==> flow/design.v <==
module RCServo(clk, rst, RxD_data, RCServo_pulse);
input clk;
input rst;
input [9:0] RxD_data;
output RCServo_pulse;
reg [9:0] RxD_data_reg;
always @(posedge clk) if(rst) RxD_data_reg <= 10'd0; else RxD_data_reg <= RxD_data;
parameter ClkDiv = 195;   
reg [7:0] ClkCount;
reg ClkTick;
always @(posedge clk) if(rst) ClkTick <= 1'b0; else ClkTick <= (ClkCount==ClkDiv-2);  
always @(posedge clk) if(rst) ClkCount <= 8'b0; else if(ClkTick) ClkCount <= 8'b0; else ClkCount <= ClkCount + 1'b1; 
reg [11:0] PulseCount;
always @(posedge clk) if(rst) PulseCount <= 12'b0; else if(ClkTick) PulseCount <= PulseCount + 1'b1;  
reg [9:0] RCServo_position;
always @(posedge clk) if(rst) RCServo_position <= 10'd0; else if(PulseCount==0) RCServo_position <= RxD_data_reg; 
reg RCServo_pulse;
always @(posedge clk) if(rst) RCServo_pulse <= 1'b0; else RCServo_pulse <= (PulseCount < {2'b00,RCServo_position}); 
endmodule
module multiplexerServo(select, normalSort, servoTest, muxOut);
input [0:0] select;		 
input [9:0] normalSort, servoTest;	 
output [9:0] muxOut;	 
reg [9:0] muxOut;	 
parameter normal = 1'b0, test = 1'b1;  
always@(select or normalSort or servoTest)
	begin
		case(select)
			normal:
				begin
				muxOut <= normalSort;	 
				end
			test:
				begin
				muxOut <= servoTest;	 
				end
		endcase
	end
endmodule
module multiplexerFour(select, muxOut, startOut, controllerInput, maintenanceInput, controllerStart, maintenanceStart);
input [0:0] select;	 
input controllerStart, maintenanceStart;	 
input [2:0] controllerInput, maintenanceInput;	 
output startOut;	 
output [2:0] muxOut;	 
reg startOut;
reg [2:0] muxOut;
parameter controller = 1'b0, maintenance = 1'b1; 
always@(select or controllerInput or maintenanceStart or controllerStart or maintenanceInput)
	begin
		case(select)
			controller:
				begin
				startOut <= controllerStart;	 
				muxOut <= controllerInput;	 
				end
			maintenance:
				begin
				startOut <= maintenanceStart;	 
				muxOut <= maintenanceInput;	 
				end
		endcase
	end
endmodule
module multiplexerOutput(select, normalOutput, maintenanceOutput, muxOut);
input [0:0] select;		 
input [2:0] normalOutput, maintenanceOutput;	 
output [2:0] muxOut;	 
reg [2:0] muxOut;	 
parameter normal = 1'b0, maintenance = 1'b1;  
always@(select or normalOutput or maintenanceOutput)
	begin
		case(select)
			normal:
				begin
				muxOut <= normalOutput;	 
				end
			maintenance:
				begin
				muxOut <= maintenanceOutput;	 
				end
		endcase
	end
endmodule
module multiplexerSeven(select, mbedInput, controllerOutput, maintenanceOutput);
input [0:0] select;	 
input [6:0] mbedInput;	 
output [6:0] controllerOutput, maintenanceOutput;	 
reg [6:0] controllerOutput, maintenanceOutput;	 
parameter controller = 1'b0, maintenance = 1'b1;  
always@(select or mbedInput)
	begin
		case(select)
			controller:
				begin
				controllerOutput <= mbedInput;	 
				maintenanceOutput <= 7'b0111111;	 
				end
			maintenance:
				begin
				maintenanceOutput <= mbedInput;	 
				controllerOutput <= 7'b1101110;	 
				end
		endcase
	end
endmodule
module multiplexerThree(select, controllerInput, maintenanceInput, controllerStart, maintenanceStart, startOut, muxOut);
input [0:0] select;
input [0:0] controllerStart, maintenanceStart;
input [1:0] controllerInput, maintenanceInput;
output [0:0] startOut;
output [1:0] muxOut;
reg [0:0] startOut;
reg [1:0] muxOut;
parameter controller = 1'b0, maintenance = 1'b1; 
always@(select or controllerStart or controllerInput or maintenanceStart or maintenanceInput)
	begin
		case(select)
			controller:
				begin
				startOut <= controllerStart;
				muxOut <= controllerInput;
				end
			maintenance:
				begin
				startOut <= maintenanceStart;
				muxOut <= maintenanceInput;
				end
		endcase
	end
endmodule
module controller(clk, rst, mbedInput, mbedOutput, sortStart, sortColour, dispenseStart, dispense, sortCompleteIn, dispenseCompleteIn);
input rst;
input clk;					 
input [6:0] mbedInput;		 
input sortCompleteIn, dispenseCompleteIn;
output [2:0] mbedOutput;	 
output [2:0] sortColour;	 
output [0:0] sortStart, dispenseStart;	 
output [1:0] dispense;		 
reg [6:0] mbedInput_reg;	 
reg [6:0] mbedInputCheck;
reg [0:0] sortStart;
reg [2:0] sortColour;
reg [0:0] dispenseStart;
reg [1:0] dispense;			
reg [2:0] mbedOutput;
reg sortCompleteOut, dispenseCompleteOut;
reg recieved;
reg [15:0] count;
always@(posedge clk)
	if(rst)
		begin
		mbedInput_reg <= 0;
		mbedInputCheck <= 0;
		sortStart <= 0;
		sortColour <= 0;
		dispenseStart <= 0;
		dispense <= 0;
		mbedOutput <= 0;
		sortCompleteOut <= 0;
		dispenseCompleteOut <= 0;
		recieved <= 0;
		count <= 0;
		end
	else
	begin
	if(sortCompleteIn == 1'b1)	 
		begin
		sortCompleteOut <= 1'b1;	 
		end
	if(dispenseCompleteIn == 1'b1)  
		begin
		dispenseCompleteOut <= 1'b1;  
		end
	if(mbedInputCheck != mbedInput)
		begin
		mbedInputCheck <= mbedInput;	 
		mbedInput_reg <= mbedInput;	 
		recieved <= 1'b1;	 
		sortCompleteOut <= 1'b0;	 
		dispenseCompleteOut <= 1'b0;	 
		end
	else
		begin
		if(count >= 50000)	 
			begin
			count <= 16'b0;
			recieved <= 1'b0;
			end
		else
			begin
			count <= count + 1'b1;
			end
		end
	sortStart <= mbedInput_reg[0:0];		 
	sortColour <= mbedInput_reg[3:1];	 
	dispenseStart <= mbedInput_reg[4:4];	 
	dispense <= mbedInput_reg[6:5];		 
	mbedOutput[0:0] <= recieved;		 
	mbedOutput[1:1] <= sortCompleteOut;	 
	mbedOutput[2:2] <= dispenseCompleteOut;	 
	end
endmodule
module dispense(clk, rst, start, dispense, dispenseServoRed, dispenseServoGreenBlue, complete, redLED, greenLED, blueLED);
input rst;
input clk, start;  
input [1:0] dispense;	 
output [9:0] dispenseServoRed, dispenseServoGreenBlue;	 
output complete;
output [0:0] redLED, greenLED, blueLED;
reg [3:0] state;  
reg [9:0] dispenseServoRed, dispenseServoGreenBlue;  
reg [14:0] pause;  
reg [1:0] dispense_reg, dispenseCheck;  
reg complete;
reg [0:0] redLED, greenLED, blueLED;
parameter control = 4'd0, red = 4'd1, redSecond = 4'd2, redThird = 4'd3, green = 4'd4, greenSecond = 4'd5, greenThird = 4'd6, blue = 4'd7, blueSecond = 4'd8, blueThird = 4'd9;
always@(posedge clk)
	if(rst)
		begin
		dispenseServoRed <= 10'd440;
		dispenseServoGreenBlue <= 10'd375;
		state <= 0;
		pause <= 0;
		dispense_reg <= 0;
		dispenseCheck <= 0;
		complete <= 0;
		redLED <= 0;
		greenLED <= 0;
		blueLED <= 0;
		end
	else
	begin
		if(dispense != dispenseCheck)	 
			begin
			dispenseCheck <= dispense;	 
			dispense_reg <= dispense;	 
			complete <= 1'b0;
			end
		if(start == 1'b1)	 
			begin
				case(state)
						control:		 
							begin
							if(dispense_reg == 2'b00)	 
								begin
								dispense_reg <= 2'b11;	 
								state <= red;			 
								end
							else if(dispense_reg == 2'b01)	 
								begin
								dispense_reg <= 2'b11;	 
								state <= green;			 
								end
							else if(dispense_reg == 2'b10)	 
								begin
								dispense_reg <= 2'b11;	 
								state <= blue;			 
								end
							else
								begin
								state <= control;		 
								end
							end
						red:			 
							begin
							redLED <= 1'b1;
							dispenseServoRed <= 10'd200;	 
							state <= redSecond;			 
							end
						redSecond:		 
							begin
							if(pause >= 30000)		 
								begin
								pause <= 15'b0;				 
								dispenseServoRed <= 10'd440;	 
								state <= redThird;
								end
							else
								begin
								pause <= pause + 1'b1;		 
								state <= redSecond;		 
								end
							end
						redThird:
							begin
							if(pause >= 20000)		 
								begin
								pause <= 15'b0;
								complete <= 1'b1;	 
								redLED <= 1'b0;
								state <= control;	 
								end
							else
								begin
								pause <= pause + 1'b1;
								state <= redThird;
								end
							end
						green:			 
							begin
							greenLED <= 1'b1;
							dispenseServoGreenBlue <= 10'd355;
							if(pause >= 15000)		 
								begin
								pause <= 15'b0;
								state <= greenSecond;				 
								end
							else
								begin
								pause <= pause + 1'b1;
								state <= green;
								end						
							end
						greenSecond:	 
							begin
							dispenseServoGreenBlue <= 10'd590;	 
							if(pause >= 20000)		 
								begin
								pause <= 15'b0;				 
								state <= greenThird;
								end
							else
								begin
								pause <= pause + 1'b1;		 
								state <= greenSecond;	 
								end
							end
						greenThird:
							begin
							dispenseServoGreenBlue <= 10'd375;	 
							if(pause >= 20000)		 
								begin
								pause <= 15'b0;
								complete <= 1'b1;	 
								greenLED <= 1'b0;
								state <= control;	 
								end
							else
								begin
								pause <= pause + 1'b1;
								state <= greenThird;
								end
							end
						blue:			 
							begin
							blueLED <= 1'b1;
							dispenseServoGreenBlue <= 10'd395;
							if(pause >= 15000)		 
								begin
								pause <= 15'b0;
								state <= blueSecond;			 
								end
							else
								begin
								pause <= pause + 1'b1;
								state <= blue;
								end
							end
						blueSecond:		 
							begin
							dispenseServoGreenBlue <= 10'd10;	 
							if(pause >= 20000)			 
								begin
								pause <= 15'b0;					 
								state <= blueThird;
								end
							else
								begin
								pause <= pause + 1'b1;		 
								state <= blueSecond;	 
								end
							end
						blueThird:
							begin
								dispenseServoGreenBlue <= 10'd375;	 
								if(pause >= 20000)		 
								begin
								pause <= 15'b0;
								complete <= 1'b1;	 
								blueLED <= 1'b0;
								state <= control;	 
								end
							else
								begin
								pause <= pause + 1'b1;
								state <= blueThird;
								end
							end
				endcase
			end
	end	
endmodule
module sort(clk, rst, start, colour, sortServoRedBlue, sortServoGreenOther, sortServoBinRecycle, liftUp, liftDown, complete, redLED, greenLED, blueLED);
input rst;
input clk, start;
input [2:0] colour;
output [9:0] sortServoRedBlue, sortServoGreenOther, sortServoBinRecycle;
output [0:0] liftUp, liftDown;
output complete;
output [0:0] redLED, greenLED, blueLED;
reg [9:0] sortServoRedBlue, sortServoGreenOther, sortServoBinRecycle;
reg [0:0] liftUp, liftDown;
reg [3:0] state;
reg [16:0] pause;
reg [2:0] colour_reg, colourCheck;
reg complete;
reg [0:0] redLED, greenLED, blueLED;
parameter colourSense = 4'd0, red = 4'd1, redSecond = 4'd2, green = 4'd3, greenSecond = 4'd4,
		  blue = 4'd5, blueSecond = 4'd6, bin = 4'd7, binSecond = 4'd8, binThird = 4'd9,
		  recycle = 4'd10, recycleSecond = 4'd11, recycleThird = 4'd12, lift = 4'd13, liftTwo = 4'd14, liftThree = 4'd15;
always@(posedge clk)
	if(rst)
		begin
		sortServoRedBlue <= 10'd355;
		sortServoGreenOther <= 10'd340;
		sortServoBinRecycle <= 10'd580;
		liftUp <= 1'b1;
		liftDown <= 1'b0;
		state <= 0;
		pause <= 0;
		colour_reg <= 0;
		colourCheck <= 0;
		complete <= 0;
		redLED <= 0;
		greenLED <= 0;
		blueLED <= 0;
		end
	else
	begin
		if(colour != colourCheck)
				begin
					colourCheck <= colour;
					colour_reg <= colour;
					complete <= 1'b0;
				end
		if(start == 1'b1)
			begin
				case(state)
					colourSense:					 
						begin
							if(colour_reg == 3'b000)	 
								begin
								colour_reg <= 3'b111;	 
								state <= red;
								end
							else if(colour_reg == 3'b001)  
								begin
								colour_reg <= 3'b111;	 
								state <= green;
								end
							else if(colour_reg == 3'b010)	 
								begin
								colour_reg <= 3'b111;	 
								state <= blue;
								end
							else if(colour_reg == 3'b011)	 
								begin
								colour_reg <= 3'b111;	 
								state <= bin;
								end
							else if(colour_reg == 3'b100)	 
								begin
								colour_reg <= 3'b111;	 
								state <= recycle;
								end
							else if(colour_reg == 3'b101)	 
								begin
								colour_reg <= 3'b111;	 
								state <= lift;
								end
							else
								begin
								state <= colourSense;
								end
						end
					red:							 
						begin
						redLED <= 1'b1;
						sortServoRedBlue <= 10'd570;   
							if(pause >= 20000)		 
								begin
								pause <= 17'b0;                  
								sortServoRedBlue <= 10'd355;     
								state <= redSecond;  
								end
							else
								begin
								pause <= pause + 1'b1;	 
								state <= red;	 
								end                    
						end
					redSecond:
						begin
						if(pause >= 5000)		 
							begin
							pause <= 17'b0;
							complete <= 1'b1;	 
							redLED <= 1'b0;
							state <= colourSense;  
							end
						else
							begin
							pause <= pause + 1'b1;
							state <= redSecond;
							end
						end
					green:							 
						begin
						greenLED <= 1'b1;
						sortServoGreenOther <= 10'd70; 	 
							if(pause >= 20000)		 
								begin
								pause <= 17'b0;
								sortServoGreenOther <= 10'd340;	 
								state <= greenSecond;			 
								end
							else						 
								begin
								pause <= pause + 1'b1;	 
								state <= green;			 
								end				 
						end
					greenSecond:
						begin
						if(pause >= 5000)		 
							begin
							pause <= 17'b0;
							complete <= 1'b1;	 
							greenLED <= 1'b0;
							state <= colourSense;  
							end
						else
							begin
							pause <= pause + 1'b1;	 
							state <= greenSecond;	 
							end	
						end
					blue:							 
						begin
						blueLED <= 1'b1;
						sortServoRedBlue <= 10'd185;   
							if(pause >= 20000)	 
								begin
								pause <= 17'b0;                  
								sortServoRedBlue <= 10'd355;     
								state <= blueSecond;
								end
							else
								begin
								pause <= pause + 1'b1;	 
								state <= blue;	 
								end					
						end
					blueSecond:
						begin
						if(pause >= 5000)	 
							begin
							pause <= 17'b0;
							complete <= 1'b1;	 
							blueLED <= 1'b0;
							state <= colourSense;		 
							end
						else
							begin
							pause <= pause + 1'b1;
							state <= blueSecond;
							end
						end
					bin:							 
						begin
						sortServoGreenOther <= 10'd560;	 
						sortServoBinRecycle <= 10'd350;	 
							if(pause >= 20000)	 
								begin
								pause <= 17'b0;																
								sortServoGreenOther <= 10'd340;	 
								state <= binSecond;	 
								end
							else
								begin
								pause <= pause + 1'b1;	 
								state <= bin;	 
								end			
						end
					binSecond:
						begin
						if(pause >= 20000)	 
								begin
								pause <= 17'b0;
								sortServoBinRecycle <= 10'd580;	 
								state <= binThird;
								end
							else
								begin
								pause <= pause + 1'b1;	 
								state <= binSecond;	 
								end
						end
					binThird:
						begin
						if(pause >= 5000)	 
							begin
							pause <= 17'b0;
							complete <= 1'b1;	 
							state <= colourSense;			 
							end
						else
							begin
							pause <= pause + 1'b1;
							state <= binThird;
							end
						end
					recycle:						 
						begin
						sortServoGreenOther <= 10'd560;	 
						sortServoBinRecycle <= 10'd580;	 
							if(pause >= 20000)	 
								begin
								pause <= 17'b0;								
								sortServoGreenOther <= 10'd340;	 
								state <= recycleSecond;		 
								end
							else
								begin
								pause <= pause + 1'b1;	 
								state <= recycle;	 
								end										
						end
					recycleSecond:
						begin
						if(pause >= 20000)	 
							begin
							pause <= 17'b0;
							sortServoBinRecycle <= 10'd350;	 
							state <= recycleThird;
							end
						else
							begin
							pause <= pause + 1'b1;	 
							state <= recycleSecond;	 
							end	
						end
					recycleThird:
						begin
						if(pause >= 5000)		 
							begin
							pause <= 17'b0;
							complete <= 1'b1;	 
							state <= colourSense;	 
							end
						else
							begin
							pause <= pause + 1'b1;
							state <= recycleThird;
							end
						end
					lift:				 
						begin
						liftUp <= 1'b0; 
						liftDown <= 1'b0; 
						if(pause >= 100000)	 
							begin
							pause <= 17'b0;
							state <= liftTwo;	 
							end
						else
							begin
							pause <= pause + 1'b1;
							state <= lift;
							end
						end
					liftTwo:
						begin
						liftUp <= 1'b1; 
						liftDown <= 1'b0; 
						if(pause >= 10000)		 
							begin
							pause <= 17'b0;
							state <= liftThree;
							end
						else
							begin
							pause <= pause + 1'b1;
							state <= liftTwo;
							end
						end
					liftThree:
						begin
						liftUp <= 1'b1;  
						liftDown <= 1'b1; 
						if(pause >= 100000)		 
							begin
							pause <= 17'b0;
							liftUp <= 1'b1; 
							liftDown <= 1'b0; 
							complete <= 1'b1;	 
							state <= colourSense;
							end
						else
							begin
							pause <= pause + 1'b1;
							state <= liftThree;
							end
						end
				endcase
		end
	end
endmodule
module maintenance(clk, rst, inputSignal, results, sortStart, dispenseStart, sortColour, dispense, sortComplete, dispenseComplete,
			selectRedBlue, selectGreenOther, selectBinRecycle, selectRed, selectGreenBlue, positionRedBlue, positionGreenOther, positionBinRecycle, positionRed, positionGreenBlue, state);
input rst;
input clk;
input [6:0] inputSignal;
input sortComplete, dispenseComplete;
output [2:0] results;
output [2:0] sortColour;	 
output sortStart, dispenseStart;	 
output [1:0] dispense;		 
output [9:0] positionRedBlue, positionGreenOther, positionBinRecycle, positionRed, positionGreenBlue;
output selectRedBlue, selectGreenOther, selectBinRecycle, selectRed, selectGreenBlue;
output [4:0] state;
reg [4:0] state;
reg [0:0] start;
reg [5:0] controlSignal;
reg [5:0] controlSignal_reg;
reg [5:0] controlSignalCheck;
reg [2:0] sortColour;
reg sortStart, dispenseStart;
reg [1:0] dispense;
reg [2:0] results;
reg [0:0] complete;
reg [0:0] received;
reg [14:0] pause;
reg [15:0] count;
reg [9:0] positionRedBlue, positionGreenOther, positionBinRecycle, positionRed, positionGreenBlue;
reg selectRedBlue, selectGreenOther, selectBinRecycle, selectRed, selectGreenBlue;
parameter control = 5'd0, binHopper = 5'd1, dispenseRed = 5'd2, dispenseGreen = 5'd3, dispenseBlue = 5'd4,
		  testRedBlueLeft = 5'd5, testRedBlueCentre = 5'd6, testRedBlueRight = 5'd7, testGreenOtherUp = 5'd8,
		  testGreenOtherCentre = 5'd9, testGreenOtherDown = 5'd10, testBinRecycleLeft = 5'd11,
		  testBinRecycleRight = 5'd12, testRedPush = 5'd13, testRedHome = 5'd14, testGreenBlueLeft = 5'd15,
		  testGreenBlueCentre = 5'd16, testGreenBlueRight = 5'd17, maintenanceEND = 5'd18;
always@(posedge clk)
	if(rst) results <= 3'b0; else
	begin
	results[0:0] <= received;
	results[1:1] <= complete;
	results[2:2] <= 1'b0;
	end
always@(posedge clk)
	if(rst)
		begin
		dispense <= 2'b11;
		sortColour <= 3'b111;
		state <= 0;
		pause <= 0;
		count <= 0;
		start <= 0;
		controlSignal <= 0;
		controlSignal_reg <= 0;
		controlSignalCheck <= 0;
		sortStart <= 0;
		dispenseStart <= 0;
		complete <= 0;
		received <= 0;
		positionRedBlue <= 0;
		positionGreenOther <= 0;
		positionBinRecycle <= 0;
		positionRed <= 0;
		positionGreenBlue <= 0;
		selectRedBlue <= 0;
		selectGreenOther <= 0;
		selectBinRecycle <= 0;
		selectRed <= 0;
		selectGreenBlue <= 0;
		end
	else
	begin
		controlSignal <= inputSignal[5:0];	 
		start <= inputSignal[6:6];			 
		if(controlSignal != controlSignalCheck)	 
			begin
			controlSignalCheck <= controlSignal;	 
			controlSignal_reg <= controlSignal;		 
			received <= 1'b1;	 
			complete <= 1'b0;	 
			end
		else if(count == 50000)	 
			begin
			count <= 16'b0;
			received <= 1'b0;
			end
		else
			begin
			count <= count + 1'b1;
			end
		if(start)	 
			begin
				case(state)
					control:
						begin
							if(controlSignal_reg == 6'b000001)	 
								begin
								controlSignal_reg <= 6'b111111;	 
								state <= binHopper;
								end
							else if(controlSignal_reg == 6'b000010)	 
								begin
								controlSignal_reg <= 6'b111111;	 
								state <= dispenseRed;
								end
							else if(controlSignal_reg == 6'b000011)	 
								begin
								controlSignal_reg <= 6'b111111;	 
								state <= dispenseGreen;
								end
							else if(controlSignal_reg == 6'b000100)	 
								begin
								controlSignal_reg <= 6'b111111;	 
								state <= dispenseBlue;
								end
							else if(controlSignal_reg == 6'b000101)	 
								begin
								controlSignal_reg <= 6'b111111;	 
								state <= testRedBlueLeft;
								end
							else if(controlSignal_reg == 6'b000110)	 
								begin
								controlSignal_reg <= 6'b111111;	 
								state <= testRedBlueCentre;
								end
							else if(controlSignal_reg == 6'b000111)	 
								begin
								controlSignal_reg <= 6'b111111;	 
								state <= testRedBlueRight;
								end
							else if(controlSignal_reg == 6'b001000)	 
								begin
								controlSignal_reg <= 6'b111111;	 
								state <= testGreenOtherUp;
								end
							else if(controlSignal_reg == 6'b001001)	 
								begin
								controlSignal_reg <= 6'b111111;	 
								state <= testGreenOtherCentre;
								end
							else if(controlSignal_reg == 6'b001010)	 
								begin
								controlSignal_reg <= 6'b111111;	 
								state <= testGreenOtherDown;
								end
							else if(controlSignal_reg == 6'b001011)	 
								begin
								controlSignal_reg <= 6'b111111;	 
								state <= testBinRecycleLeft;
								end
							else if(controlSignal_reg == 6'b001100)	 
								begin
								controlSignal_reg <= 6'b111111;	 
								state <= testBinRecycleRight;
								end
							else if(controlSignal_reg == 6'b001101)	 
								begin
								controlSignal_reg <= 6'b111111;	 
								state <= testRedPush;	
								end
							else if(controlSignal_reg == 6'b001110)	 
								begin
								controlSignal_reg <= 6'b111111;	 
								state <= testRedHome;
								end
							else if(controlSignal_reg == 6'b001111)	 
								begin
								controlSignal_reg <= 6'b111111;	 
								state <= testGreenBlueLeft;
								end
							else if(controlSignal_reg == 6'b010000)	 
								begin
								controlSignal_reg <= 6'b111111;	 
								state <= testGreenBlueCentre;
								end
							else if(controlSignal_reg == 6'b010001)	 
								begin
								controlSignal_reg <= 6'b111111;	 
								state <= testGreenBlueRight;
								end
							else if(controlSignal_reg == 6'b010010)	 
								begin
								controlSignal_reg <= 6'b111111;	 
								state <= maintenanceEND;
								end
							else		 
								begin
								state <= control;
								end
						end
					binHopper:			 
						begin
						sortStart <= 1'b1;	 
						sortColour <= 3'b011;	 
						if(sortComplete)	 
							begin
							sortColour <= 3'b111;	 
							sortStart <= 1'b0;		 
							complete <= 1'b1;		 
							state <= control;		
							end
						else				 
							begin
							state <= binHopper;
							end
						end
					dispenseRed:		 
						begin
						dispenseStart <= 1'b1;	 
						dispense <= 2'b00;		 
						if(dispenseComplete)	 
							begin
							dispense <= 2'b11;	 
							dispenseStart <= 1'b0;	 
							complete <= 1'b1;	 
							state <= control;	 
							end
						else
							begin
							state <= dispenseRed;	 
							end
						end
					dispenseGreen:		 
						begin
						dispenseStart <= 1'b1;	 
						dispense <= 2'b01;		 
						if(dispenseComplete)	 
							begin
							dispense <= 2'b11;	 
							dispenseStart <= 1'b0;	 
							complete <= 1'b1;	 
							state <= control;	 
							end
						else
							begin
							state <= dispenseGreen;	 
							end
						end
					dispenseBlue:		 
						begin
						dispenseStart <= 1'b1;	 
						dispense <= 2'b10;		 
						if(dispenseComplete)	 
							begin
							dispense <= 2'b11;	 
							dispenseStart <= 1'b0;	 
							complete <= 1'b1;	 
							state <= control;	 
							end
						else
							begin
							state <= dispenseBlue;  
							end
						end
					testRedBlueLeft:
						begin
						selectRedBlue <= 1'b1;
						positionRedBlue <= 10'd570;	 
						if(pause == 25000)	 
							begin
							pause <= 15'b0;	 
							complete <= 1'b1;
							state <= control;	 
							end
						else
							begin
							pause <= pause + 1'b1;
							state <= testRedBlueLeft;
							end
						end
					testRedBlueCentre:
						begin
						selectRedBlue <= 1'b1;
						positionRedBlue <= 10'd355;	 
						if(pause == 25000)	 
							begin
							pause <= 15'b0;	 
							complete <= 1'b1;
							state <= control;	 
							end
						else
							begin
							pause <= pause + 1'b1;	 
							state <= testRedBlueCentre;	 
							end
						end
					testRedBlueRight:
						begin
						selectRedBlue <= 1'b1;
						positionRedBlue <= 10'd185;	 
						if(pause == 25000)	 
							begin
							pause <= 15'b0;	 
							complete <= 1'b1;
							state <= control;	 
							end
						else
							begin
							pause <= pause + 1'b1;	 
							state <= testRedBlueRight;	 
							end
						end
					testGreenOtherUp:
						begin
						selectGreenOther <= 1'b1;
						positionGreenOther <= 10'd560;	 
						if(pause == 25000)	 
							begin
							pause <= 15'b0;	 
							complete <= 1'b1;
							state <= control;	 
							end
						else
							begin
							pause <= pause + 1'b1;	 
							state <= testGreenOtherUp;	 
							end
						end
					testGreenOtherCentre:
						begin
						selectGreenOther <= 1'b1;
						positionGreenOther <= 10'd340;	 
						if(pause == 25000)	 
							begin
							pause <= 15'b0;	 
							complete <= 1'b1;
							state <= control;	 
							end
						else
							begin
							pause <= pause + 1'b1;	 
							state <= testGreenOtherCentre;	 
							end
						end
					testGreenOtherDown:
						begin
						selectGreenOther <= 1'b1;
						positionGreenOther <= 10'd70;	 
						if(pause == 25000)	 
							begin
							pause <= 15'b0;	 
							complete <= 1'b1;
							state <= control;	 
							end
						else
							begin
							pause <= pause + 1'b1;	 
							state <= testGreenOtherDown;	 
							end
						end
					testBinRecycleLeft:
						begin
						selectBinRecycle <= 1'b1;
						positionBinRecycle <= 10'd350;	 
						if(pause == 25000)	 
							begin
							pause <= 15'b0;	 
							complete <= 1'b1;
							state <= control;	 
							end
						else
							begin
							pause <= pause + 1'b1;	 
							state <= testBinRecycleLeft;	 
							end
						end
					testBinRecycleRight:
						begin
						selectBinRecycle <= 1'b1;
						positionBinRecycle <= 10'd580;	 
						if(pause == 25000)	 
							begin
							pause <= 15'b0;	 
							complete <= 1'b1;
							state <= control;	 
							end
						else
							begin
							pause <= pause + 1'b1;	 
							state <= testBinRecycleRight;	 
							end
						end
					testRedPush:
						begin
						selectRed <= 1'b1;
						positionRed <= 10'd200;	 
						if(pause == 25000)	 
							begin
							pause <= 15'b0;	 
							complete <= 1'b1;
							state <= control;	 
							end
						else
							begin
							pause <= pause + 1'b1;	 
							state <= testRedPush;	 
							end
						end
					testRedHome:
						begin
						selectRed <= 1'b1;
						positionRed <= 10'd440;	 
						if(pause == 25000)	 
							begin
							pause <= 15'b0;	 
							complete <= 1'b1;
							state <= control;	 
							end
						else
							begin
							pause <= pause + 1'b1;	 
							state <= testRedHome;	 
							end
						end
					testGreenBlueLeft:
						begin
						selectGreenBlue <= 1'b1;
						positionGreenBlue <= 10'd550;	 
						if(pause == 25000)	 
							begin
							pause <= 15'b0;	 
							complete <= 1'b1;
							state <= control;	 
							end
						else
							begin
							pause <= pause + 1'b1;	 
							state <= testGreenBlueLeft;	 
							end
						end
					testGreenBlueCentre:
						begin
						selectGreenBlue <= 1'b1;
						positionGreenBlue <= 10'd355;	 
						if(pause == 25000)	 
							begin
							pause <= 15'b0;	 
							complete <= 1'b1;
							state <= control;	 
							end
						else
							begin
							pause <= pause + 1'b1;	 
							state <= testGreenBlueCentre;	 
							end
						end
					testGreenBlueRight:
						begin
						selectGreenBlue <= 1'b1;
						positionGreenBlue <= 10'd10;	 
						if(pause == 25000)	 
							begin
							pause <= 15'b0;	 
							complete <= 1'b1;
							state <= control;	 
							end
						else
							begin
							pause <= pause + 1'b1;	 
							state <= testGreenBlueRight;	 
							end
						end
					maintenanceEND:
						begin
						selectRedBlue <= 1'b1;
						selectGreenOther <= 1'b1;
						selectBinRecycle <= 1'b1;
						selectRed <= 1'b1;
						selectGreenBlue <= 1'b1;
						positionRedBlue <= 10'd355;
						positionGreenOther <= 10'd355;
						positionBinRecycle <= 10'd580;
						positionRed <= 10'd440;
						positionGreenBlue <= 10'd355;
						if(pause == 25000)	 
							begin
							pause <= 15'b0;
							selectRedBlue <= 1'b0;
							selectGreenOther <= 1'b0;
							selectBinRecycle <= 1'b0;
							selectRed <= 1'b0;
							selectGreenBlue <= 1'b0;
							complete <= 1'b1;
							state <= control;
							end
						else
							begin
							pause <= pause + 1'b1;
							state <= maintenanceEND;
							end
						end
				endcase
			end
	end
endmodule
module System(
	clk,
	rst,
	mbed,
	select,
	GreenBlueServoOut,
	RedServoOut,
	BinRecycleServoOut,
	RedBlueServoOut,
	GreenOtherServoOut,
	dispenseBlueLED,
	dispenseComplete,
	dispenseGreenLED,
	dispenseRedLED,
	mainState,
	mbedOutput,
	results,
	sortBlueLED,
	sortComplete,
	sortGreenLED,
	sortRedLED
);
input	clk;
input	rst;
input	[6:0] mbed;
input	[0:0] select;
output	GreenBlueServoOut;
output	RedServoOut;
output	BinRecycleServoOut;
output	RedBlueServoOut;
output	GreenOtherServoOut;
output	[0:0] dispenseBlueLED;
output	[0:0] dispenseComplete;
output	[0:0] dispenseGreenLED;
output	[0:0] dispenseRedLED;
output	[4:0] mainState;
output	[2:0] mbedOutput;
output	[2:0] results;
output	[0:0] sortBlueLED;
output	[0:0] sortComplete;
output	[0:0] sortGreenLED;
output	[0:0] sortRedLED;
wire	[1:0] conDispenseColour;
wire	[0:0] conDispenseStart;
wire	[2:0] conSortColour;
wire	[0:0] conSortStart;
wire	[2:0] controllerOutput;
wire	[0:0] dispenseComplete_ALTERA_SYNTHESIZED;
wire	[9:0] mainBinRecycle;
wire	[1:0] mainDispenseColour;
wire	[0:0] maindispenseStart;
wire	[9:0] mainGreenBlue;
wire	[9:0] mainGreenOther;
wire	[9:0] mainRed;
wire	[9:0] mainRedBlue;
wire	[2:0] mainSortColour;
wire	[0:0] mainSortStart;
wire	[2:0] maintenanceOutput;
wire	[9:0] normalBinRecycle;
wire	[9:0] normalGreenBlue;
wire	[9:0] normalGreenOther;
wire	[9:0] normalRed;
wire	[9:0] normalRedBlue;
wire	[0:0] selectBinRecycle;
wire	[0:0] selectGreenBlue;
wire	[0:0] selectGreenOther;
wire	[0:0] selectRed;
wire	[0:0] selectRedBlue;
wire	[0:0] sortComplete_ALTERA_SYNTHESIZED;
wire	[0:0] startSort;
wire	[9:0] SYNTHESIZED_WIRE_0;
wire	[9:0] SYNTHESIZED_WIRE_1;
wire	[9:0] SYNTHESIZED_WIRE_2;
wire	[2:0] SYNTHESIZED_WIRE_3;
wire	[6:0] SYNTHESIZED_WIRE_4;
wire	[6:0] SYNTHESIZED_WIRE_5;
wire	[0:0] SYNTHESIZED_WIRE_6;
wire	[1:0] SYNTHESIZED_WIRE_7;
wire	[9:0] SYNTHESIZED_WIRE_8;
wire	[9:0] SYNTHESIZED_WIRE_9;
RCServo	b2v_BinRecycleServo(.clk(clk),.rst(rst),
.RxD_data(SYNTHESIZED_WIRE_0),.RCServo_pulse(BinRecycleServoOut));
defparam	b2v_BinRecycleServo.ClkDiv = 4;
multiplexerServo	b2v_BinRecycleServoMux(.normalSort(normalBinRecycle),
.select(selectBinRecycle),.servoTest(mainBinRecycle),.muxOut(SYNTHESIZED_WIRE_0));
defparam	b2v_BinRecycleServoMux.normal = 'b0;
defparam	b2v_BinRecycleServoMux.test = 'b1;
RCServo	b2v_GreenBlueServo(.clk(clk),.rst(rst),
.RxD_data(SYNTHESIZED_WIRE_1),.RCServo_pulse(GreenBlueServoOut));
defparam	b2v_GreenBlueServo.ClkDiv = 4;
multiplexerServo	b2v_GreenBlueServoMux(.normalSort(normalGreenBlue),
.select(selectGreenBlue),.servoTest(mainGreenBlue),.muxOut(SYNTHESIZED_WIRE_1));
defparam	b2v_GreenBlueServoMux.normal = 'b0;
defparam	b2v_GreenBlueServoMux.test = 'b1;
RCServo	b2v_GreenOtherServo(.clk(clk),.rst(rst),
.RxD_data(SYNTHESIZED_WIRE_2),.RCServo_pulse(GreenOtherServoOut));
defparam	b2v_GreenOtherServo.ClkDiv = 4;
multiplexerServo	b2v_GreenOtherServoMux(.normalSort(normalGreenOther),
.select(selectGreenOther),.servoTest(mainGreenOther),.muxOut(SYNTHESIZED_WIRE_2));
defparam	b2v_GreenOtherServoMux.normal = 'b0;
defparam	b2v_GreenOtherServoMux.test = 'b1;
sort	b2v_inst(.clk(clk),.rst(rst),
.start(startSort),.colour(SYNTHESIZED_WIRE_3),.complete(sortComplete_ALTERA_SYNTHESIZED),.blueLED(sortBlueLED),.greenLED(sortGreenLED),.redLED(sortRedLED),.sortServoBinRecycle(normalBinRecycle),.sortServoGreenOther(normalGreenOther),.sortServoRedBlue(normalRedBlue));
defparam	b2v_inst.bin = 'b0111;
defparam	b2v_inst.binSecond = 'b1000;
defparam	b2v_inst.binThird = 'b1001;
defparam	b2v_inst.blue = 'b0101;
defparam	b2v_inst.blueSecond = 'b0110;
defparam	b2v_inst.colourSense = 'b0000;
defparam	b2v_inst.green = 'b0011;
defparam	b2v_inst.greenSecond = 'b0100;
defparam	b2v_inst.recycle = 'b1010;
defparam	b2v_inst.recycleSecond = 'b1011;
defparam	b2v_inst.recycleThird = 'b1100;
defparam	b2v_inst.red = 'b0001;
defparam	b2v_inst.redSecond = 'b0010;
multiplexerFour	b2v_inst11(.controllerStart(conSortStart),
.maintenanceStart(mainSortStart),.controllerInput(conSortColour),.maintenanceInput(mainSortColour),.select(select),.startOut(startSort),.muxOut(SYNTHESIZED_WIRE_3));
defparam	b2v_inst11.controller = 'b0;
defparam	b2v_inst11.maintenance = 'b1;
multiplexerOutput	b2v_inst12(.maintenanceOutput(maintenanceOutput),
.normalOutput(controllerOutput),.select(select),.muxOut(mbedOutput));
defparam	b2v_inst12.maintenance = 'b1;
defparam	b2v_inst12.normal = 'b0;
multiplexerThree	b2v_inst17(.controllerInput(conDispenseColour),
.controllerStart(conDispenseStart),.maintenanceInput(mainDispenseColour),.maintenanceStart(maindispenseStart),.select(select),.muxOut(SYNTHESIZED_WIRE_7),.startOut(SYNTHESIZED_WIRE_6));
defparam	b2v_inst17.controller = 'b0;
defparam	b2v_inst17.maintenance = 'b1;
maintenance	b2v_inst2(.clk(clk),.rst(rst),
.sortComplete(sortComplete_ALTERA_SYNTHESIZED),.dispenseComplete(dispenseComplete_ALTERA_SYNTHESIZED),.inputSignal(SYNTHESIZED_WIRE_4),.sortStart(mainSortStart),.dispenseStart(maindispenseStart),.selectRedBlue(selectRedBlue),.selectGreenOther(selectGreenOther),.selectBinRecycle(selectBinRecycle),.selectRed(selectRed),.selectGreenBlue(selectGreenBlue),.dispense(mainDispenseColour),.positionBinRecycle(mainBinRecycle),.positionGreenBlue(mainGreenBlue),.positionGreenOther(mainGreenOther),.positionRed(mainRed),.positionRedBlue(mainRedBlue),.results(maintenanceOutput),.sortColour(mainSortColour),.state(mainState));
defparam	b2v_inst2.binHopper = 'b00001;
defparam	b2v_inst2.control = 'b00000;
defparam	b2v_inst2.dispenseBlue = 'b00100;
defparam	b2v_inst2.dispenseGreen = 'b00011;
defparam	b2v_inst2.dispenseRed = 'b00010;
defparam	b2v_inst2.maintenanceEND = 'b10010;
defparam	b2v_inst2.testBinRecycleLeft = 'b01011;
defparam	b2v_inst2.testBinRecycleRight = 'b01100;
defparam	b2v_inst2.testGreenBlueCentre = 'b10000;
defparam	b2v_inst2.testGreenBlueLeft = 'b01111;
defparam	b2v_inst2.testGreenBlueRight = 'b10001;
defparam	b2v_inst2.testGreenOtherCentre = 'b01001;
defparam	b2v_inst2.testGreenOtherDown = 'b01010;
defparam	b2v_inst2.testGreenOtherUp = 'b01000;
defparam	b2v_inst2.testRedBlueCentre = 'b00110;
defparam	b2v_inst2.testRedBlueLeft = 'b00101;
defparam	b2v_inst2.testRedBlueRight = 'b00111;
defparam	b2v_inst2.testRedHome = 'b01110;
defparam	b2v_inst2.testRedPush = 'b01101;
controller	b2v_inst3(.clk(clk),.rst(rst),
.sortCompleteIn(sortComplete_ALTERA_SYNTHESIZED),.dispenseCompleteIn(dispenseComplete_ALTERA_SYNTHESIZED),.mbedInput(SYNTHESIZED_WIRE_5),.dispense(conDispenseColour),.dispenseStart(conDispenseStart),.mbedOutput(controllerOutput),.sortColour(conSortColour),.sortStart(conSortStart));
multiplexerSeven	b2v_inst4(.mbedInput(mbed),
.select(select),.controllerOutput(SYNTHESIZED_WIRE_5),.maintenanceOutput(SYNTHESIZED_WIRE_4));
defparam	b2v_inst4.controller = 'b0;
defparam	b2v_inst4.maintenance = 'b1;
dispense	b2v_inst6(.clk(clk),.rst(rst),
.start(SYNTHESIZED_WIRE_6),.dispense(SYNTHESIZED_WIRE_7),.complete(dispenseComplete_ALTERA_SYNTHESIZED),.blueLED(dispenseBlueLED),.dispenseServoGreenBlue(normalGreenBlue),.dispenseServoRed(normalRed),.greenLED(dispenseGreenLED),.redLED(dispenseRedLED));
defparam	b2v_inst6.blue = 'b0111;
defparam	b2v_inst6.blueSecond = 'b1000;
defparam	b2v_inst6.blueThird = 'b1001;
defparam	b2v_inst6.control = 'b0000;
defparam	b2v_inst6.green = 'b0100;
defparam	b2v_inst6.greenSecond = 'b0101;
defparam	b2v_inst6.greenThird = 'b0110;
defparam	b2v_inst6.red = 'b0001;
defparam	b2v_inst6.redSecond = 'b0010;
defparam	b2v_inst6.redThird = 'b0011;
RCServo	b2v_RedBlueServo(.clk(clk),.rst(rst),
.RxD_data(SYNTHESIZED_WIRE_8),.RCServo_pulse(RedBlueServoOut));
defparam	b2v_RedBlueServo.ClkDiv = 4;
multiplexerServo	b2v_RedBlueServoMux(.normalSort(normalRedBlue),
.select(selectRedBlue),.servoTest(mainRedBlue),.muxOut(SYNTHESIZED_WIRE_8));
defparam	b2v_RedBlueServoMux.normal = 'b0;
defparam	b2v_RedBlueServoMux.test = 'b1;
RCServo	b2v_RedServo(.clk(clk),.rst(rst),
.RxD_data(SYNTHESIZED_WIRE_9),.RCServo_pulse(RedServoOut));
defparam	b2v_RedServo.ClkDiv = 4;
multiplexerServo	b2v_RedServoMux(.normalSort(normalRed),
.select(selectRed),.servoTest(mainRed),.muxOut(SYNTHESIZED_WIRE_9));
defparam	b2v_RedServoMux.normal = 'b0;
defparam	b2v_RedServoMux.test = 'b1;
assign	dispenseComplete = dispenseComplete_ALTERA_SYNTHESIZED;
assign	results = maintenanceOutput;
assign	sortComplete = sortComplete_ALTERA_SYNTHESIZED;
endmodule
--- tool output ---
Tool chain data of System
Tool output for the design above before and after an edit, in the order of the flow.
Lines under "orig" count in the file above, lines under "edited" in the edited file.
"delta": "edited" minus "orig" as printed here. "rel_change_pct": 100 x difference / "orig".
Operators carry their Yosys type and port widths (W data, S select, Z words).
Cell names lack the library's common part.
{ "inputs": {"design": "System", "clock_port": "clk", "library": "sky130hd", "corner": "tt_025C_1v80"} }

The edit
Unified diff, file above to edited file.
This change comes from a script, not from a designer. The edited design behaves differently; no optimisation was intended.
begin of diff
@@ -1217,5 +1217,5 @@
 	mainState,
 	mbedOutput,
-	results,
+	results_pad,
 	sortBlueLED,
 	sortComplete,
@@ -1238,9 +1238,13 @@
 output	[4:0] mainState;
 output	[2:0] mbedOutput;
-output	[2:0] results;
+output	[2:0] results_pad;
 output	[0:0] sortBlueLED;
 output	[0:0] sortComplete;
 output	[0:0] sortGreenLED;
 output	[0:0] sortRedLED;
+wire [2:0] results;
+reg [2:0] results_p1;
+always @(posedge clk) results_p1 <= results;
+assign results_pad = results_p1;
 wire	[1:0] conDispenseColour;
 wire	[0:0] conDispenseStart;
end of diff

Elaborated design
Source: Yosys, flattened and elaborated, memories not mapped. Widths are those after wreduce. Registers that Yosys merges into a memory's read port (data or address) are not register bits. Print and check cells do not count.
{ "bits": {"columns": ["item", "orig", "edited", "delta", "rel_change_pct"], "rows": [
  ["ff_bits", 475, 477, 2, 0.42]
]} }
{ "classes": {"columns": ["item", "orig", "edited", "delta", "rel_change_pct"], "rows": [
  ["addsub", 15, 15, 0, 0.00],
  ["compare", 13, 13, 0, 0.00],
  ["n_eq", 87, 87, 0, 0.00],
  ["muxes", 190, 190, 0, 0.00],
  ["bitwise", 6, 6, 0, 0.00],
  ["n_reduce_logical", 92, 92, 0, 0.00]
]} }
{ "ops": {"columns": ["op", "orig", "edited", "delta", "rel_change_pct"], "rows": [
  ["$mux W1", 31, 31, 0, 0.00],
  ["$mux W4", 22, 22, 0, 0.00],
  ["$mux W5", 21, 21, 0, 0.00],
  ["$mux W6", 21, 21, 0, 0.00],
  ["$mux W3", 20, 20, 0, 0.00],
  ["$reduce_and A2 Y1", 20, 20, 0, 0.00],
  ["$reduce_bool A2 Y1", 17, 17, 0, 0.00],
  ["$mux W2", 16, 16, 0, 0.00],
  ["$reduce_or A2 Y1", 16, 16, 0, 0.00],
  ["$pmux W1 S2", 14, 14, 0, 0.00],
  ["$eq A4 B4 Y1 const B", 10, 10, 0, 0.00],
  ["$pmux W10 S2", 10, 10, 0, 0.00],
  ["$ne A2 B1 Y1 const B", 9, 9, 0, 0.00],
  ["$eq A4 B3 Y1 const B", 8, 8, 0, 0.00],
  ["$eq A5 B4 Y1 const B", 8, 8, 0, 0.00],
  ["$eq A6 B4 Y1 const B", 8, 8, 0, 0.00],
  ["$reduce_and A3 Y1", 7, 7, 0, 0.00],
  ["$not A1 Y1", 6, 6, 0, 0.00],
  ["$add A12 B1 Y12 const B", 5, 5, 0, 0.00],
  ["$add A8 B1 Y8 const B", 5, 5, 0, 0.00],
  ["$eq A8 B2 Y1 const B", 5, 5, 0, 0.00],
  ["$logic_not A12 Y1", 5, 5, 0, 0.00],
  ["$lt A12 B10 Y1", 5, 5, 0, 0.00],
  ["$mux W10", 5, 5, 0, 0.00],
  ["$mux W15", 5, 5, 0, 0.00],
  ["$reduce_or A3 Y1", 5, 5, 0, 0.00],
  ["$eq A4 B2 Y1 const B", 4, 4, 0, 0.00],
  ["$eq A5 B3 Y1 const B", 4, 4, 0, 0.00]
]} }
The list need not be complete.

Longest topological paths
Depth = most cells in a row (Yosys ltp): at word level without a register or memory, in the mapped netlist without a sequential cell, where the memories' decode and read muxes count.
{ "logic_depth": {"columns": ["item", "orig", "edited", "delta", "rel_change_pct"], "rows": [
  ["depth_word", 22, 22, 0, 0.00],
  ["ABC_AREA", "0", "0", null, null],
  ["ltp_mapped", 9, 9, 0, 0.00],
  ["mapped_depth_nobuf", 8, 8, 0, 0.00]
]} }

Netlist
The flow's flattened synthesis, as Yosys stat reports it; memories are mapped. The netlist is that of the ABC_AREA named above (0 if unset); the other value can give another one.
{ "types": {"columns": ["type", "orig", "edited", "delta", "rel_change_pct"], "rows": [
  ["inv_1", 96, 85, -11, -11.46],
  ["nor2_1", 334, 324, -10, -2.99],
  ["xnor2_1", 48, 58, 10, 20.83],
  ["nand2b_1", 14, 24, 10, 71.43],
  ["xor2_1", 99, 90, -9, -9.09],
  ["and2_1", 6, 15, 9, 150.00],
  ["clkbuf_1", 63, 71, 8, 12.70],
  ["o31ai_1", 4, 10, 6, 150.00],
  ["nand2_1", 144, 140, -4, -2.78],
  ["a21oi_1", 132, 128, -4, -3.03],
  ["nor3_1", 40, 44, 4, 10.00],
  ["nor4_1", 26, 30, 4, 15.38],
  ["a22o_1", 10, 14, 4, 40.00],
  ["a31oi_1", 9, 13, 4, 44.44],
  ["or4_1", 6, 10, 4, 66.67],
  ["a311oi_1", 4, 0, -4, -100.00],
  ["o41ai_1", 0, 4, 4, null],
  ["and3_1", 53, 50, -3, -5.66]
]} }
The list need not be complete.
{ "synth_totals": {"columns": ["item", "orig", "edited", "delta", "rel_change_pct"], "rows": [
  ["cell_count", 2009, 2023, 14, 0.70],
  ["yosys_area_um2", 17554.3, 17762.0, 207.7, 1.18],
  ["seq_area_um2", 8007.7, 8047.7, 40.0, 0.50],
  ["ffs", 400, 402, 2, 0.50],
  ["n_buf", 81, 90, 9, 11.11]
]} }
The figures by module come from a second, unflattened synthesis with its own total; it is not the netlist above.
{ "unflattened": {"columns": ["item", "orig", "edited", "delta", "rel_change_pct"], "rows": [
  ["hier_cells", 2391, 2394, 3, 0.13],
  ["hier_area_um2", 21780.9, 21840.9, 60.0, 0.28]
]} }
Each row is one instance without its submodules.
{ "by_module_orig": {"columns": ["module", "n_inst", "cells", "mod_area_um2"], "rows": [
  ["RCServo (ClkDiv=4)", 5, 204, 1940.6],
  ["maintenance", 1, 555, 4745.8],
  ["sort", 1, 322, 2757.6],
  ["dispense", 1, 245, 2024.4],
  ["controller", 1, 169, 1526.5],
  ["multiplexerServo", 5, 11, 161.4],
  ["multiplexerSeven", 1, 15, 103.8],
  ["multiplexerFour", 1, 4, 45.0],
  ["multiplexerThree", 1, 3, 33.8],
  ["multiplexerOutput", 1, 3, 33.8],
  ["System", 1, 0, 0.0]
]} }
{ "by_module_edited": {"columns": ["module", "n_inst", "cells", "mod_area_um2"], "rows": [
  ["RCServo (ClkDiv=4)", 5, 204, 1940.6],
  ["maintenance", 1, 555, 4745.8],
  ["sort", 1, 322, 2757.6],
  ["dispense", 1, 245, 2024.4],
  ["controller", 1, 169, 1526.5],
  ["multiplexerServo", 5, 11, 161.4],
  ["multiplexerSeven", 1, 15, 103.8],
  ["System", 1, 3, 60.1],
  ["multiplexerFour", 1, 4, 45.0],
  ["multiplexerThree", 1, 3, 33.8],
  ["multiplexerOutput", 1, 3, 33.8]
]} }

Timing after synthesis
OpenSTA on the mapped netlist: ideal clock, no wires. The path of least setup slack (recovery checks aside). Input and output delay are each 20% of the period. Register names are those of the netlist, which keeps one name where synthesis merged equal registers.
{ "synth_path": {"columns": ["item", "orig", "edited", "delta", "rel_change_pct"], "rows": [
  ["path_kind", "input to output", "input to output", null, null],
  ["start", "input select[0]", "input select[0]", null, null],
  ["end", "output mbedOutput[0]", "output mbedOutput[0]", null, null],
  ["clock_period_ns", 10.0, 10.0, 0.0, 0.00],
  ["launch_ns", 2.000, 2.000, 0.000, 0.00],
  ["t_arrival_ns", 2.917, 2.882, -0.035, -1.20],
  ["setup_slack_ns", 5.083, 5.118, 0.035, null],
  ["path_delay_ns", 0.917, 0.882, -0.035, -3.82],
  ["stages", 4, 4, 0, 0.00],
  ["synth_period_reached_ns", 4.917, 4.882, -0.035, -0.71]
]} }
"path_delay_ns" = arrival - input delay + setup time.
At an output port there is no setup time.
"stages": output pins that drive a net of the path, with the launching flip-flop's if there is one; two outputs of one cell count as two.
"synth_period_reached_ns" is the clock period less the worst setup slack; recovery checks do not enter. This is arithmetic on one report: input and output delays are still those of the set period (20% each).
The rows between start and end are the longest chain of elaborated cells between them; the timing report does not say that the signal goes this way. Where chains are equally long, one stands for them.
A line is the first line of the expression or statement that the cell stems from. Yosys adds cells for indexed reads and writes and turns some case tables into memories.
{ "synth_via_orig": {"cell_sequence": "buf_6 buf_4 clkbuf_1 mux2_2", "elab_chain_len": 2} }
{ "synth_rtl_orig": {"columns": ["item", "line_no", "source"], "rows": [
  ["start, declared", 1228, "input [0:0] select;"],
  ["$not A1 Y1", 73, "case(select)"],
  ["$pmux W3 S2", 73, null],
  ["end, declared", 1239, "output [2:0] mbedOutput;"]
]} }
{ "synth_via_edited": {"cell_sequence": "buf_6 buf_6 clkbuf_1 mux2_2", "elab_chain_len": 2} }
{ "synth_rtl_edited": {"columns": ["item", "line_no", "source"], "rows": [
  ["start, declared", 1228, "input [0:0] select;"],
  ["$not A1 Y1", 73, "case(select)"],
  ["$pmux W3 S2", 73, null],
  ["end, declared", 1239, "output [2:0] mbedOutput;"]
]} }

Worst path after layout
Path of least setup slack in the final report of the runs of pair 1 (OpenROAD, finished layout, wires in). Where an end is a register, its clock arrival counts in the times.
{ "layout_path": {"columns": ["item", "orig", "edited", "delta", "rel_change_pct"], "rows": [
  ["path_kind", "input to output", "input to output", null, null],
  ["start", "input select[0]", "input select[0]", null, null],
  ["end", "output mbedOutput[0]", "output mbedOutput[1]", null, null],
  ["clock_period_ns", 10.0, 10.0, 0.0, 0.00],
  ["launch_ns", 2.00, 2.00, 0.00, 0.00],
  ["t_arrival_ns", 3.67, 3.67, 0.00, 0.00],
  ["setup_slack_ns", 4.33, 4.33, 0.00, null],
  ["stages", 4, 4, 0, 0.00]
]} }
The rows between start and end are the longest chain of elaborated cells between them; the timing report does not say that the signal goes this way. Where chains are equally long, one stands for them.
{ "layout_via_orig": {"cell_sequence": "clkdlybuf4s50_1 buf_4 mux2_2 clkdlybuf4s50_1", "elab_chain_len": 2} }
{ "layout_rtl_orig": {"columns": ["item", "line_no", "source"], "rows": [
  ["start, declared", 1228, "input [0:0] select;"],
  ["$not A1 Y1", 73, "case(select)"],
  ["$pmux W3 S2", 73, null],
  ["end, declared", 1239, "output [2:0] mbedOutput;"]
]} }
{ "layout_via_edited": {"cell_sequence": "clkdlybuf4s50_1 buf_4 mux2_2 clkdlybuf4s50_1", "elab_chain_len": 2} }
{ "layout_rtl_edited": {"columns": ["item", "line_no", "source"], "rows": [
  ["start, declared", 1228, "input [0:0] select;"],
  ["$not A1 Y1", 73, "case(select)"],
  ["$pmux W3 S2", 73, null],
  ["end, declared", 1239, "output [2:0] mbedOutput;"]
]} }

Flow runs
Both versions went through the flow (Yosys, OpenROAD) with the same settings in each pair. Constraints: input delay and output delay 20% of the set period each, output load 0.01 pF.
{ "flow_settings_pair_1": {"CORE_UTILIZATION": 40, "period_ns": 10.0, "CAP_MARGIN": 20, "CORE_MARGIN": 2, "SLEW_MARGIN": 20} }
{ "results_pair_1": {"columns": ["item", "orig", "edited", "delta", "rel_change_pct"], "rows": [
  ["synthesis_area_um2", 17554.3, 17762.0, 207.7, 1.18],
  ["die_um2", 45578.0, 46106.8, 528.8, 1.16],
  ["layout_stdcell_area_um2", 19851.5, 20038.0, 186.5, 0.94],
  ["finalUtil_pct", 46.0, 45.5, -0.5, null],
  ["ws_setup_ns", 4.328, 4.328, 0.000, null],
  ["tns_setup_ns", 0.000, 0.000, 0.000, null],
  ["final_hold_ws_ns", 0.452, 0.389, -0.063, null],
  ["totalPower_uw", 3482, 3545, 63, 1.81],
  ["achieved_period_ns", 5.672, 5.672, 0.000, 0.00]
]} }
{ "flow_settings_pair_2": {"CORE_UTILIZATION": 36, "PLACE_DENSITY_LB_ADDON": 0.12, "period_ns": 3.88, "CAP_MARGIN": 20, "CORE_MARGIN": 2, "SLEW_MARGIN": 20} }
{ "results_pair_2": {"columns": ["item", "orig", "edited", "delta", "rel_change_pct"], "rows": [
  ["synthesis_area_um2", 17554.3, 17762.0, 207.7, 1.18],
  ["die_um2", 50544.0, 51132.5, 588.5, 1.16],
  ["layout_stdcell_area_um2", 20175.6, 20181.9, 6.3, 0.03],
  ["finalUtil_pct", 42.1, 41.3, -0.8, null],
  ["ws_setup_ns", 0.850, 0.671, -0.179, null],
  ["tns_setup_ns", 0.000, 0.000, 0.000, null],
  ["final_hold_ws_ns", 0.437, 0.386, -0.051, null],
  ["totalPower_uw", 9477, 9173, -304, -3.21],
  ["achieved_period_ns", 3.030, 3.209, 0.179, 5.91]
]} }
"achieved_period_ns" means the clock period less the worst setup slack. The figure is calculated, with input and output delays left at 20% of the set period.
By "totalPower_uw" is meant OpenSTA's value without simulated activity: inputs other than the clock are taken to toggle once in ten clock periods, and the tool carries that through the logic.
--- end ---
